==> flow/design.v <==
`timescale 1ns / 1ps
module adder_1bit(a, b, ci, s, co);
	input wire a,b,ci;
	output wire s,co;
	and (c1,a,b), (c2,b,ci), (c3,a,ci);
	xor (s1,a,b), (s,s1,ci);
	or (co,c1,c2,c3);
endmodule
`timescale 1ns / 1ps
module adder_32bits(A, B, Ctr, S, Co,Cy);
	parameter size=32;
   input [size:1] A;
   input [size:1] B;
   input Ctr;
   output [size:1] S;
   output Co;
	output Cy;
	wire[size-1:1]  Ctemp;
	wire[size:1]    Bo;
	assign Bo={32{Ctr}}^B;
adder_1bit 	A1(.a(A[1]),.b(Bo[1]),.ci(Ctr),.s(S[1]),.co(Ctemp[1])),
		A2(A[2],Bo[2],Ctemp[1],S[2],Ctemp[2]),
		A3(A[3],Bo[3],Ctemp[2],S[3],Ctemp[3]),
		A4(A[4],Bo[4],Ctemp[3],S[4],Ctemp[4]),
		A5(A[5],Bo[5],Ctemp[4],S[5],Ctemp[5]),
		A6(A[6],Bo[6],Ctemp[5],S[6],Ctemp[6]),
		A7(A[7],Bo[7],Ctemp[6],S[7],Ctemp[7]),
		A8(A[8],Bo[8],Ctemp[7],S[8],Ctemp[8]),
		A9(A[9],Bo[9],Ctemp[8],S[9],Ctemp[9]),
		A10(A[10],Bo[10],Ctemp[9],S[10],Ctemp[10]),
		A11(A[11],Bo[11],Ctemp[10],S[11],Ctemp[11]),
		A12(A[12],Bo[12],Ctemp[11],S[12],Ctemp[12]),
		A13(A[13],Bo[13],Ctemp[12],S[13],Ctemp[13]),
		A14(A[14],Bo[14],Ctemp[13],S[14],Ctemp[14]),
		A15(A[15],Bo[15],Ctemp[14],S[15],Ctemp[15]),
		A16(A[16],Bo[16],Ctemp[15],S[16],Ctemp[16]),
		A17(A[17],Bo[17],Ctemp[16],S[17],Ctemp[17]),
		A18(A[18],Bo[18],Ctemp[17],S[18],Ctemp[18]),
		A19(A[19],Bo[19],Ctemp[18],S[19],Ctemp[19]),
		A20(A[20],Bo[20],Ctemp[19],S[20],Ctemp[20]),
		A21(A[21],Bo[21],Ctemp[20],S[21],Ctemp[21]),
		A22(A[22],Bo[22],Ctemp[21],S[22],Ctemp[22]),
		A23(A[23],Bo[23],Ctemp[22],S[23],Ctemp[23]),
		A24(A[24],Bo[24],Ctemp[23],S[24],Ctemp[24]),
		A25(A[25],Bo[25],Ctemp[24],S[25],Ctemp[25]),
		A26(A[26],Bo[26],Ctemp[25],S[26],Ctemp[26]),
		A27(A[27],Bo[27],Ctemp[26],S[27],Ctemp[27]),
		A28(A[28],Bo[28],Ctemp[27],S[28],Ctemp[28]),
		A29(A[29],Bo[29],Ctemp[28],S[29],Ctemp[29]),
		A30(A[30],Bo[30],Ctemp[29],S[30],Ctemp[30]),
		A31(A[31],Bo[31],Ctemp[30],S[31],Ctemp[31]),
		A32(A[32],Bo[32],Ctemp[31],S[32],Co);
		assign Cy=(!(A[32]^Bo[32]))*(A[32]^S[32]);
endmodule
module mul_32_32_64(clk, rst, start, a, b, out, idle);
   input clk;
   input rst;
   input start;
   input [31:0] a, b;
   output reg [63:0] out;
   output idle;
   reg [63:0]        out_r;
   parameter START = 1'b0, CALC = 1'b1;
   reg [4:0]         count;
   reg               state;
   reg               last;
   wire [33:0]       tmp_sum;
   wire [33:0]       a_ext;
   wire [33:0]       addend;
   wire [2:0]        booth;
   assign idle = (state == START);
   assign a_ext = {{2{a[31]}}, a};
   assign booth = {out_r[1:0], last};
   assign addend = (booth[1] ^ booth[0]) ? a_ext : {a_ext[32:0], 1'b0} & {34{booth[2] ^ booth[0]}};
   assign tmp_sum = {{2{out_r[63]}}, out_r[63:32]} + (addend ^ {34{booth[2]}}) + {33'b0, booth[2]};
   always @(posedge clk) begin
      if (rst) begin
         state <= START;
         count <= 5'b00000;
      end else begin
      case (state)
        START: begin
           if (start) begin
              out_r <= {32'b0, b};
              last <= 1'b0;
              count <= 5'b00000;
              state <= CALC;
           end
        end
        CALC: begin
           if (~count[4]) begin
              count <= count + 1;
              out_r[63:30] <= tmp_sum[33:0];
              out_r[29:0] <= out_r[31:2];
              last <= out_r[1];
           end  
           else begin
              out <= out_r;
              state <= START;
              count <= 5'b00000;
           end
        end  
        default:;
      endcase  
      end
   end  
endmodule  
module div_64_32_32(clk, rst, start, a, b, quo, mod, idle);
   input clk;
   input rst;
   input start;
   input [63:0] a;
   input [31:0] b;
   output reg [31:0] quo, mod;
   output idle;
   reg [31:0]        quo_r;
   reg [33:0]        mod_r;
   parameter START = 2'b00, CALC = 2'b01, FIN = 2'b11;
   reg [1:0]         state;
   reg [4:0]         count;
   wire [33:0]       b_ext;
   wire [33:0]       tmp_sum;
   reg               op;
   assign idle = (state == START);
   assign b_ext = {2'b00, b};
   assign tmp_sum = mod_r + (b_ext ^ {34{op}}) + {33'b0, op};
   always @(posedge clk) begin
      if (rst) begin
         state <= START;
         count <= 5'b00000;
      end else begin
      case (state)
        START: begin
           if (start) begin
              mod_r <= {1'b0, a[63:31]};
              quo_r <= {a[30:0], 1'b0};
              op <= 1;     
              count <= 5'b00000;
              state <= CALC;
           end
        end
        CALC: begin
           if (count != 5'b11111) begin
              mod_r <= {tmp_sum[32:0], quo_r[31]};
              quo_r <= {quo_r[30:0], ~tmp_sum[33]};
              op <= ~tmp_sum[33];
              count <= count + 1;
           end
           else begin
              quo_r <= {quo_r[30:0], ~tmp_sum[33]};
              mod_r <= tmp_sum[33] ? tmp_sum + b_ext : tmp_sum;
              state <= FIN;
              count <= 5'b00000;
           end
        end
        FIN: begin
           quo <= quo_r;
           mod <= mod_r[31:0];
           state <= START;
           count <= 5'b00000;
        end
        default: state <= START;
      endcase  
      end
   end  
endmodule  
module int_calc(clk, rst, start, A, B, done, int_add, int_sub, int_mul, int_div, int_mod, addCo, addCy, subCo, subCy);
   input clk;
   input rst;
   input start;
   input [63:0] A;
   input [31:0] B;
   output done;
   output [31:0] int_add;
   output [31:0] int_sub;
   output [63:0] int_mul;
   output [31:0] int_div;
   output [31:0] int_mod;
	output addCo;
	output addCy;
	output subCo;
	output subCy;
   reg [31:0] a_r;
   reg [31:0] b_r;
   reg        busy;
   wire       mul_idle;
   wire       div_idle;
   assign done = busy & mul_idle & div_idle;
   always @(posedge clk) begin
      if (start) begin
         a_r <= A[31:0];
         b_r <= B;
      end
      if (rst) busy <= 1'b0;
      else if (start) busy <= 1'b1;
      else if (done) busy <= 1'b0;
   end
   adder_32bits adder(.A(a_r),
                      .B(b_r),
                      .Ctr(1'b0),
                      .S(int_add),
                      .Co(addCo),
                      .Cy(addCy));
   adder_32bits suber(.A(a_r),
                      .B(b_r),
                      .Ctr(1'b1),
                      .S(int_sub),
                      .Co(subCo),
                      .Cy(subCy));
   mul_32_32_64 muler(.clk(clk),
                      .rst(rst),
                      .start(start),
                      .a(a_r),
                      .b(B),
                      .out(int_mul),
                      .idle(mul_idle));
   div_64_32_32 diver(.clk(clk),
                      .rst(rst),
                      .start(start),
                      .a(A),
                      .b(b_r),
                      .quo(int_div),
                      .mod(int_mod),
                      .idle(div_idle));
endmodule  
Memo
Re: synthesis data of int_calc

## Step by step through the tools: int_calc

Tool output for the design above before and after an edit, in the order of the flow.
"before" refers to lines of the RTL above, "after" to lines of the edited file.
"difference": "after" minus "before" as printed here. "rel. change": 100 x difference / "before".
A cell with n/a has no value.

- Design top: int_calc
- Clock input: clk
- Cell library: sky130hd
- Timing corner: tt_025C_1v80

## The edit

Unified diff, file above to edited file.
The edit is scripted: it alters the design's behaviour and was not made to optimise anything.

```diff
@@ -124,5 +124,5 @@
    assign idle = (state == START);
    assign b_ext = {2'b00, b};
-   assign tmp_sum = mod_r + (b_ext ^ {34{op}}) + {33'b0, op};
+   assign tmp_sum = mod_r + (b_ext ^ {34{op}}) ^ {33'b0, op};
    always @(posedge clk) begin
       if (rst) begin
```

## After elaboration

Yosys after proc, flatten, opt, wreduce and memory -nomap, before mapping. Memory bits, and registers merged into a memory's read port (data or address), are not among the register bits. Print and check cells are not counted. Equal cells are merged and count once.

Storage and ports:

| item | before | after | difference | rel. change (%) |
|---|---|---|---|---|
| output and inout port bits | 197 | 197 | 0 | 0.00 |
| input bits | 99 | 99 | 0 | 0.00 |
| flip-flop bits (word level) | 338 | 338 | 0 | 0.00 |

Operators by class:

| item | before | after | difference | rel. change (%) |
|---|---|---|---|---|
| add/sub/neg operators | 7 | 6 | -1 | -14.29 |
| eq/ne operators | 8 | 8 | 0 | 0.00 |
| multiplexer cells | 32 | 32 | 0 | 0.00 |
| reductions and logical operators | 13 | 13 | 0 | 0.00 |
| bitwise gates (word level) | 454 | 455 | +1 | +0.22 |
| multiply operators | 2 | 2 | 0 | 0.00 |

Operators with widths:

| cell | before | after | difference | rel. change (%) |
|---|---|---|---|---|
| adder 34 x 1 -> 34 bit | 2 | 1 | -1 | -50.00 |
| bitwise XOR 34 x 1 -> 34 bit | 0 | 1 | +1 | n/a |

Operator kinds equal on both sides are left out: 37.

## Depth

Depth = most cells in a row (Yosys ltp): at word level without a register or memory, in the mapped netlist without a sequential cell, where the memories' decode and read muxes count.

Depth:

| item | before | after | difference | rel. change (%) |
|---|---|---|---|---|
| depth in word-level cells | 97 | 97 | 0 | 0.00 |
| ABC_AREA | 0 | 0 | n/a | n/a |
| depth in mapped cells | 36 | 36 | 0 | 0.00 |
| gate-level depth less buffers | 36 | 36 | 0 | 0.00 |

## Netlist

The flow's flattened synthesis, as Yosys stat reports it; memories are mapped. The netlist is that of the ABC_AREA named above (0 if unset); the other value can give another one.

Mapped netlist:

| item | before | after | difference | rel. change (%) |
|---|---|---|---|---|
| flip-flop cells | 339 | 339 | 0 | 0.00 |
| cell area after synthesis (µm²) | 20711.1 | 20492.2 | -218.9 | -1.06 |
| sequential part of the area (µm²) | 10029.6 | 10029.6 | 0.0 | 0.00 |
| mapped cells | 1827 | 1785 | -42 | -2.30 |

Cell types:

| cell type | before | after | difference | rel. change (%) |
|---|---|---|---|---|
| sky130_fd_sc_hd__a22oi_1 | 1 | 25 | +24 | +2400.00 |
| sky130_fd_sc_hd__inv_1 | 115 | 94 | -21 | -18.26 |
| sky130_fd_sc_hd__nand2_1 | 94 | 74 | -20 | -21.28 |
| sky130_fd_sc_hd__clkbuf_1 | 43 | 60 | +17 | +39.53 |
| sky130_fd_sc_hd__a21oi_1 | 135 | 151 | +16 | +11.85 |
| sky130_fd_sc_hd__o211ai_1 | 16 | 4 | -12 | -75.00 |
| sky130_fd_sc_hd__nor2_1 | 168 | 157 | -11 | -6.55 |
| sky130_fd_sc_hd__xnor2_1 | 44 | 53 | +9 | +20.45 |
| sky130_fd_sc_hd__o21ai_0 | 65 | 71 | +6 | +9.23 |
| sky130_fd_sc_hd__o21a_1 | 17 | 11 | -6 | -35.29 |
| sky130_fd_sc_hd__buf_1 | 14 | 8 | -6 | -42.86 |
| sky130_fd_sc_hd__o31ai_1 | 11 | 5 | -6 | -54.55 |
| sky130_fd_sc_hd__buf_2 | 7 | 1 | -6 | -85.71 |
| sky130_fd_sc_hd__a21boi_0 | 9 | 4 | -5 | -55.56 |
| sky130_fd_sc_hd__nor3b_1 | 7 | 2 | -5 | -71.43 |
| sky130_fd_sc_hd__a22o_1 | 6 | 1 | -5 | -83.33 |
| sky130_fd_sc_hd__nand2b_1 | 13 | 17 | +4 | +30.77 |
| sky130_fd_sc_hd__o21bai_1 | 13 | 17 | +4 | +30.77 |

Cell types equal on both sides are left out: 8.
The list need not be complete.
The figures by module come from a second, unflattened synthesis with its own total; it is not the netlist above.

Unflattened totals:

| item | before | after | difference | rel. change (%) |
|---|---|---|---|---|
| cells (unflattened synthesis) | 1862 | 1904 | +42 | +2.26 |
| area total of the unflattened synthesis (µm²) | 21365.5 | 21614.5 | +249.0 | +1.17 |

Each row is one instance without its submodules.

Modules, before:

| module | area (µm²) | cells | times used |
|---|---|---|---|
| div_64_32_32 | 9150.0 | 857 | 1 |
| mul_32_32_64 | 8204.1 | 793 | 1 |
| int_calc | 1974.4 | 70 | 1 |
| adder_1bit | 20.0 | 1 | 64 |
| adder_32bits | 377.9 | 39 | 2 |

Modules, after:

| module | area (µm²) | cells | times used |
|---|---|---|---|
| div_64_32_32 | 9399.0 | 899 | 1 |
| mul_32_32_64 | 8204.1 | 793 | 1 |
| int_calc | 1974.4 | 70 | 1 |
| adder_1bit | 20.0 | 1 | 64 |
| adder_32bits | 377.9 | 39 | 2 |

## Path before layout

OpenSTA on the mapped netlist: ideal clock, no wires. The path of least setup slack (recovery checks aside). Input and output delay are each 20% of the period. Register names are those of the netlist, which keeps one name where synthesis merged equal registers.

Timing post-synthesis:

| item | before | after | difference | rel. change (%) |
|---|---|---|---|---|
| kind | reg-to-output | reg-to-output | n/a | n/a |
| start | reg a_r[0] | reg a_r[0] | n/a | n/a |
| end | out addCy | out addCy | n/a | n/a |
| path buffers | 0 | 0 | 0 | n/a |
| clock period (ns) | 21.0 | 21.0 | 0.0 | 0.00 |
| data required time (ns) | 16.800 | 16.800 | 0.000 | 0.00 |
| stages | 36 | 36 | 0 | 0.00 |
| arrival time (ns) | 15.043 | 15.036 | -0.007 | -0.05 |
| setup slack (ns) | 1.757 | 1.764 | +0.007 | n/a |
| path delay (ns) | 15.043 | 15.036 | -0.007 | -0.05 |
| synthesis period reached (ns) | 19.243 | 19.236 | -0.007 | -0.04 |

"path delay" is the arrival time less input delay plus setup time.
A path that ends at an output port has no setup time.
"stages": output pins that drive a net of the path, with the launching flip-flop's if there is one; two outputs of one cell count as two.
"synthesis period reached" is the clock period less the worst setup slack; recovery checks do not enter. This is arithmetic on one report: input and output delays are still those of the set period (20% each).
Between the ends stands the longest chain of elaborated cells between them, by number of cells; it is not shown to be the way that was timed. Of several equally long chains one is given.
Each line given opens the expression or statement behind the cell; cells for indexed reads and writes are added by Yosys, which also makes memories of some case tables.

On the way, post-synthesis, before:
- Cells stage by stage: sky130_fd_sc_hd__edfxtp_1 > sky130_fd_sc_hd__ha_1 > sky130_fd_sc_hd__fa_1 > sky130_fd_sc_hd__fa_1 > sky130_fd_sc_hd__fa_1 > sky130_fd_sc_hd__fa_1 > sky130_fd_sc_hd__fa_1 > sky130_fd_sc_hd__fa_1 > sky130_fd_sc_hd__fa_1 > sky130_fd_sc_hd__fa_1 > sky130_fd_sc_hd__fa_1 > sky130_fd_sc_hd__fa_1 > sky130_fd_sc_hd__fa_1 > sky130_fd_sc_hd__fa_1 > sky130_fd_sc_hd__fa_1 > sky130_fd_sc_hd__fa_1 > sky130_fd_sc_hd__fa_1 > sky130_fd_sc_hd__fa_1 > sky130_fd_sc_hd__fa_1 > sky130_fd_sc_hd__fa_1 > sky130_fd_sc_hd__fa_1 > sky130_fd_sc_hd__fa_1 > sky130_fd_sc_hd__fa_1 > sky130_fd_sc_hd__fa_1 > sky130_fd_sc_hd__fa_1 > sky130_fd_sc_hd__fa_1 > sky130_fd_sc_hd__fa_1 > sky130_fd_sc_hd__fa_1 > sky130_fd_sc_hd__fa_1 > sky130_fd_sc_hd__fa_1 > sky130_fd_sc_hd__fa_1 > sky130_fd_sc_hd__fa_1 > sky130_fd_sc_hd__inv_1 > sky130_fd_sc_hd__fa_1 > sky130_fd_sc_hd__xnor2_1 > sky130_fd_sc_hd__and2_1
- Length of the longest elaborated chain: 94

Ends and longest elaborated chain, post-synthesis, before:

| item | line | text |
|---|---|---|
| from (decl) | 183 | `reg [31:0] a_r;` |
| from (assign) | 191 | `a_r <= A[31:0];` |
| bitwise AND 1 bit x2 | 5 | `and (c1,a,b), (c2,b,ci), (c3,a,ci);` |
| bitwise OR 1 bit x2 | 7 | `or (co,c1,c2,c3);` |
| bitwise AND 1 bit | 5 |  |
| bitwise OR 1 bit x2 | 7 |  |
| bitwise AND 1 bit | 5 |  |
| bitwise OR 1 bit x2 | 7 |  |
| bitwise AND 1 bit | 5 |  |
| [... 74 more ...] | n/a |  |
| bitwise AND 1 bit | 5 |  |
| bitwise OR 1 bit x2 | 7 |  |
| bitwise AND 1 bit | 5 |  |
| bitwise OR 1 bit x2 | 7 |  |
| bitwise XOR 1 bit | 6 | `xor (s1,a,b), (s,s1,ci);` |
| bitwise XOR 1 bit | 53 | `assign Cy=(!(A[32]^Bo[32]))*(A[32]^S[32]);` |
| multiplier 1 x 1 -> 1 bit | 53 |  |
| to (decl) | 180 | `output addCy;` |

On the way, post-synthesis, after:
- Cells stage by stage: sky130_fd_sc_hd__edfxtp_1 > sky130_fd_sc_hd__ha_1 > sky130_fd_sc_hd__fa_1 > sky130_fd_sc_hd__fa_1 > sky130_fd_sc_hd__fa_1 > sky130_fd_sc_hd__fa_1 > sky130_fd_sc_hd__fa_1 > sky130_fd_sc_hd__fa_1 > sky130_fd_sc_hd__fa_1 > sky130_fd_sc_hd__fa_1 > sky130_fd_sc_hd__fa_1 > sky130_fd_sc_hd__fa_1 > sky130_fd_sc_hd__fa_1 > sky130_fd_sc_hd__fa_1 > sky130_fd_sc_hd__fa_1 > sky130_fd_sc_hd__fa_1 > sky130_fd_sc_hd__fa_1 > sky130_fd_sc_hd__fa_1 > sky130_fd_sc_hd__fa_1 > sky130_fd_sc_hd__fa_1 > sky130_fd_sc_hd__fa_1 > sky130_fd_sc_hd__fa_1 > sky130_fd_sc_hd__fa_1 > sky130_fd_sc_hd__fa_1 > sky130_fd_sc_hd__fa_1 > sky130_fd_sc_hd__fa_1 > sky130_fd_sc_hd__fa_1 > sky130_fd_sc_hd__fa_1 > sky130_fd_sc_hd__fa_1 > sky130_fd_sc_hd__fa_1 > sky130_fd_sc_hd__fa_1 > sky130_fd_sc_hd__fa_1 > sky130_fd_sc_hd__inv_1 > sky130_fd_sc_hd__fa_1 > sky130_fd_sc_hd__xnor2_1 > sky130_fd_sc_hd__and2_1
- Length of the longest elaborated chain: 94

Ends and longest elaborated chain, post-synthesis, after:

| item | line | text |
|---|---|---|
| from (decl) | 183 | `reg [31:0] a_r;` |
| from (assign) | 191 | `a_r <= A[31:0];` |
| bitwise AND 1 bit x2 | 5 | `and (c1,a,b), (c2,b,ci), (c3,a,ci);` |
| bitwise OR 1 bit x2 | 7 | `or (co,c1,c2,c3);` |
| bitwise AND 1 bit | 5 |  |
| bitwise OR 1 bit x2 | 7 |  |
| bitwise AND 1 bit | 5 |  |
| bitwise OR 1 bit x2 | 7 |  |
| bitwise AND 1 bit | 5 |  |
| [... 74 more ...] | n/a |  |
| bitwise AND 1 bit | 5 |  |
| bitwise OR 1 bit x2 | 7 |  |
| bitwise AND 1 bit | 5 |  |
| bitwise OR 1 bit x2 | 7 |  |
| bitwise XOR 1 bit | 6 | `xor (s1,a,b), (s,s1,ci);` |
| bitwise XOR 1 bit | 53 | `assign Cy=(!(A[32]^Bo[32]))*(A[32]^S[32]);` |
| multiplier 1 x 1 -> 1 bit | 53 |  |
| to (decl) | 180 | `output addCy;` |

## Path in the finished layout

From the final timing report of the runs of set A: the path of least setup slack in the routed layout; clock arrival at registers is part of the times.

Timing post-layout:

| item | before | after | difference | rel. change (%) |
|---|---|---|---|---|
| kind | reg-to-output | reg-to-output | n/a | n/a |
| start | reg a_r[0] | reg b_r[0] | n/a | n/a |
| end | out addCy | out addCy | n/a | n/a |
| arrival time (ns) | 13.70 | 13.73 | +0.03 | +0.22 |
| setup slack (ns) | 1.66 | 1.63 | -0.03 | n/a |
| data required time (ns) | 15.36 | 15.36 | 0.00 | 0.00 |
| path buffers | 1 | 1 | 0 | 0.00 |
| clock period (ns) | 19.2 | 19.2 | 0.0 | 0.00 |
| stages | 37 | 37 | 0 | 0.00 |

Between the ends stands the longest chain of elaborated cells between them, by number of cells; it is not shown to be the way that was timed. Of several equally long chains one is given.

On the way, post-layout, before:
- Cells stage by stage: sky130_fd_sc_hd__edfxtp_1 > sky130_fd_sc_hd__ha_2 > sky130_fd_sc_hd__fa_2 > sky130_fd_sc_hd__fa_2 > sky130_fd_sc_hd__fa_2 > sky130_fd_sc_hd__fa_2 > sky130_fd_sc_hd__fa_2 > sky130_fd_sc_hd__fa_2 > sky130_fd_sc_hd__fa_2 > sky130_fd_sc_hd__fa_2 > sky130_fd_sc_hd__fa_2 > sky130_fd_sc_hd__fa_2 > sky130_fd_sc_hd__fa_2 > sky130_fd_sc_hd__fa_2 > sky130_fd_sc_hd__fa_2 > sky130_fd_sc_hd__fa_2 > sky130_fd_sc_hd__fa_2 > sky130_fd_sc_hd__fa_2 > sky130_fd_sc_hd__fa_2 > sky130_fd_sc_hd__fa_2 > sky130_fd_sc_hd__fa_2 > sky130_fd_sc_hd__fa_2 > sky130_fd_sc_hd__fa_2 > sky130_fd_sc_hd__fa_2 > sky130_fd_sc_hd__fa_2 > sky130_fd_sc_hd__fa_2 > sky130_fd_sc_hd__fa_2 > sky130_fd_sc_hd__fa_2 > sky130_fd_sc_hd__fa_2 > sky130_fd_sc_hd__fa_2 > sky130_fd_sc_hd__fa_2 > sky130_fd_sc_hd__fa_1 > sky130_fd_sc_hd__inv_1 > sky130_fd_sc_hd__fa_1 > sky130_fd_sc_hd__xnor2_1 > sky130_fd_sc_hd__and2_1 > sky130_fd_sc_hd__dlygate4sd2_1
- Length of the longest elaborated chain: 94

Ends and longest elaborated chain, post-layout, before:

| item | line | text |
|---|---|---|
| from (decl) | 183 | `reg [31:0] a_r;` |
| from (assign) | 191 | `a_r <= A[31:0];` |
| bitwise AND 1 bit x2 | 5 | `and (c1,a,b), (c2,b,ci), (c3,a,ci);` |
| bitwise OR 1 bit x2 | 7 | `or (co,c1,c2,c3);` |
| bitwise AND 1 bit | 5 |  |
| bitwise OR 1 bit x2 | 7 |  |
| bitwise AND 1 bit | 5 |  |
| bitwise OR 1 bit x2 | 7 |  |
| bitwise AND 1 bit | 5 |  |
| [... 74 more ...] | n/a |  |
| bitwise AND 1 bit | 5 |  |
| bitwise OR 1 bit x2 | 7 |  |
| bitwise AND 1 bit | 5 |  |
| bitwise OR 1 bit x2 | 7 |  |
| bitwise XOR 1 bit | 6 | `xor (s1,a,b), (s,s1,ci);` |
| bitwise XOR 1 bit | 53 | `assign Cy=(!(A[32]^Bo[32]))*(A[32]^S[32]);` |
| multiplier 1 x 1 -> 1 bit | 53 |  |
| to (decl) | 180 | `output addCy;` |

On the way, post-layout, after:
- Cells stage by stage: sky130_fd_sc_hd__edfxtp_1 > sky130_fd_sc_hd__ha_2 > sky130_fd_sc_hd__fa_2 > sky130_fd_sc_hd__fa_2 > sky130_fd_sc_hd__fa_2 > sky130_fd_sc_hd__fa_2 > sky130_fd_sc_hd__fa_2 > sky130_fd_sc_hd__fa_2 > sky130_fd_sc_hd__fa_2 > sky130_fd_sc_hd__fa_2 > sky130_fd_sc_hd__fa_2 > sky130_fd_sc_hd__fa_2 > sky130_fd_sc_hd__fa_2 > sky130_fd_sc_hd__fa_2 > sky130_fd_sc_hd__fa_2 > sky130_fd_sc_hd__fa_2 > sky130_fd_sc_hd__fa_2 > sky130_fd_sc_hd__fa_2 > sky130_fd_sc_hd__fa_2 > sky130_fd_sc_hd__fa_2 > sky130_fd_sc_hd__fa_2 > sky130_fd_sc_hd__fa_2 > sky130_fd_sc_hd__fa_2 > sky130_fd_sc_hd__fa_2 > sky130_fd_sc_hd__fa_2 > sky130_fd_sc_hd__fa_2 > sky130_fd_sc_hd__fa_2 > sky130_fd_sc_hd__fa_2 > sky130_fd_sc_hd__fa_2 > sky130_fd_sc_hd__fa_2 > sky130_fd_sc_hd__fa_2 > sky130_fd_sc_hd__fa_1 > sky130_fd_sc_hd__inv_1 > sky130_fd_sc_hd__fa_1 > sky130_fd_sc_hd__xnor2_1 > sky130_fd_sc_hd__and2_1 > sky130_fd_sc_hd__dlygate4sd2_1
- Length of the longest elaborated chain: 94

Ends and longest elaborated chain, post-layout, after:

| item | line | text |
|---|---|---|
| from (decl) | 184 | `reg [31:0] b_r;` |
| from (assign) | 192 | `b_r <= B;` |
| bitwise AND 1 bit x2 | 5 | `and (c1,a,b), (c2,b,ci), (c3,a,ci);` |
| bitwise OR 1 bit x2 | 7 | `or (co,c1,c2,c3);` |
| bitwise AND 1 bit | 5 |  |
| bitwise OR 1 bit x2 | 7 |  |
| bitwise AND 1 bit | 5 |  |
| bitwise OR 1 bit x2 | 7 |  |
| bitwise AND 1 bit | 5 |  |
| [... 74 more ...] | n/a |  |
| bitwise AND 1 bit | 5 |  |
| bitwise OR 1 bit x2 | 7 |  |
| bitwise AND 1 bit | 5 |  |
| bitwise OR 1 bit x2 | 7 |  |
| bitwise XOR 1 bit | 6 | `xor (s1,a,b), (s,s1,ci);` |
| bitwise XOR 1 bit | 53 | `assign Cy=(!(A[32]^Bo[32]))*(A[32]^S[32]);` |
| multiplier 1 x 1 -> 1 bit | 53 |  |
| to (decl) | 180 | `output addCy;` |

## Layout results

Both versions went through the flow (Yosys, OpenROAD) with the same settings in each pair. Constraints: input delay and output delay 20% of the set period each, output load 0.01 pF.

Flow settings, set A:
- CORE_UTILIZATION: 40
- SETUP_SLACK_MARGIN: 1.5
- period_ns: 19.2
- CAP_MARGIN: 20
- CORE_MARGIN: 2
- SLEW_MARGIN: 20

Final reports, set A:

| item | before | after | difference | rel. change (%) |
|---|---|---|---|---|
| worst setup slack after layout (ns) | 1.660 | 1.633 | -0.027 | n/a |
| synthesized cell area (µm²) | 20711.1 | 20492.2 | -218.9 | -1.06 |
| total negative setup slack (ns) | 0.000 | 0.000 | 0.000 | n/a |
| reached clock period (ns) | 17.540 | 17.567 | +0.027 | +0.15 |
| utilization after routing | 0.495 | 0.5 | +0.005 | n/a |
| overall power (µW) | 2525 | 2566 | +41 | +1.62 |
| total die area (µm²) | 53613.1 | 53056.5 | -556.6 | -1.04 |

Flow settings, set B:
- ABC_AREA: 0
- CAP_MARGIN: 10
- CORE_MARGIN: 8
- CORE_UTILIZATION: 26
- HOLD_SLACK_MARGIN: 0.12
- PLACE_DENSITY: 0.51
- SETUP_SLACK_MARGIN: 5.0
- TNS_END_PERCENT: 100
- period_ns: 23.3
- SLEW_MARGIN: 20

Final reports, set B:

| item | before | after | difference | rel. change (%) |
|---|---|---|---|---|
| worst setup slack after layout (ns) | 5.104 | 5.124 | +0.020 | n/a |
| synthesized cell area (µm²) | 20711.1 | 20492.2 | -218.9 | -1.06 |
| total negative setup slack (ns) | 0.000 | 0.000 | 0.000 | n/a |
| reached clock period (ns) | 18.196 | 18.176 | -0.020 | -0.11 |
| utilization after routing | 0.332 | 0.331 | -0.001 | n/a |
| overall power (µW) | 2212 | 2226 | +14 | +0.63 |
| total die area (µm²) | 88944.1 | 88054.6 | -889.5 | -1.00 |

"reached clock period": clock period set for the run, less the worst setup slack. It is reckoned from that one timing run; input and output delays stay at 20% of the period that was set.
"overall power" rests on the timing tool's default activity at the inputs, not on a simulated workload.
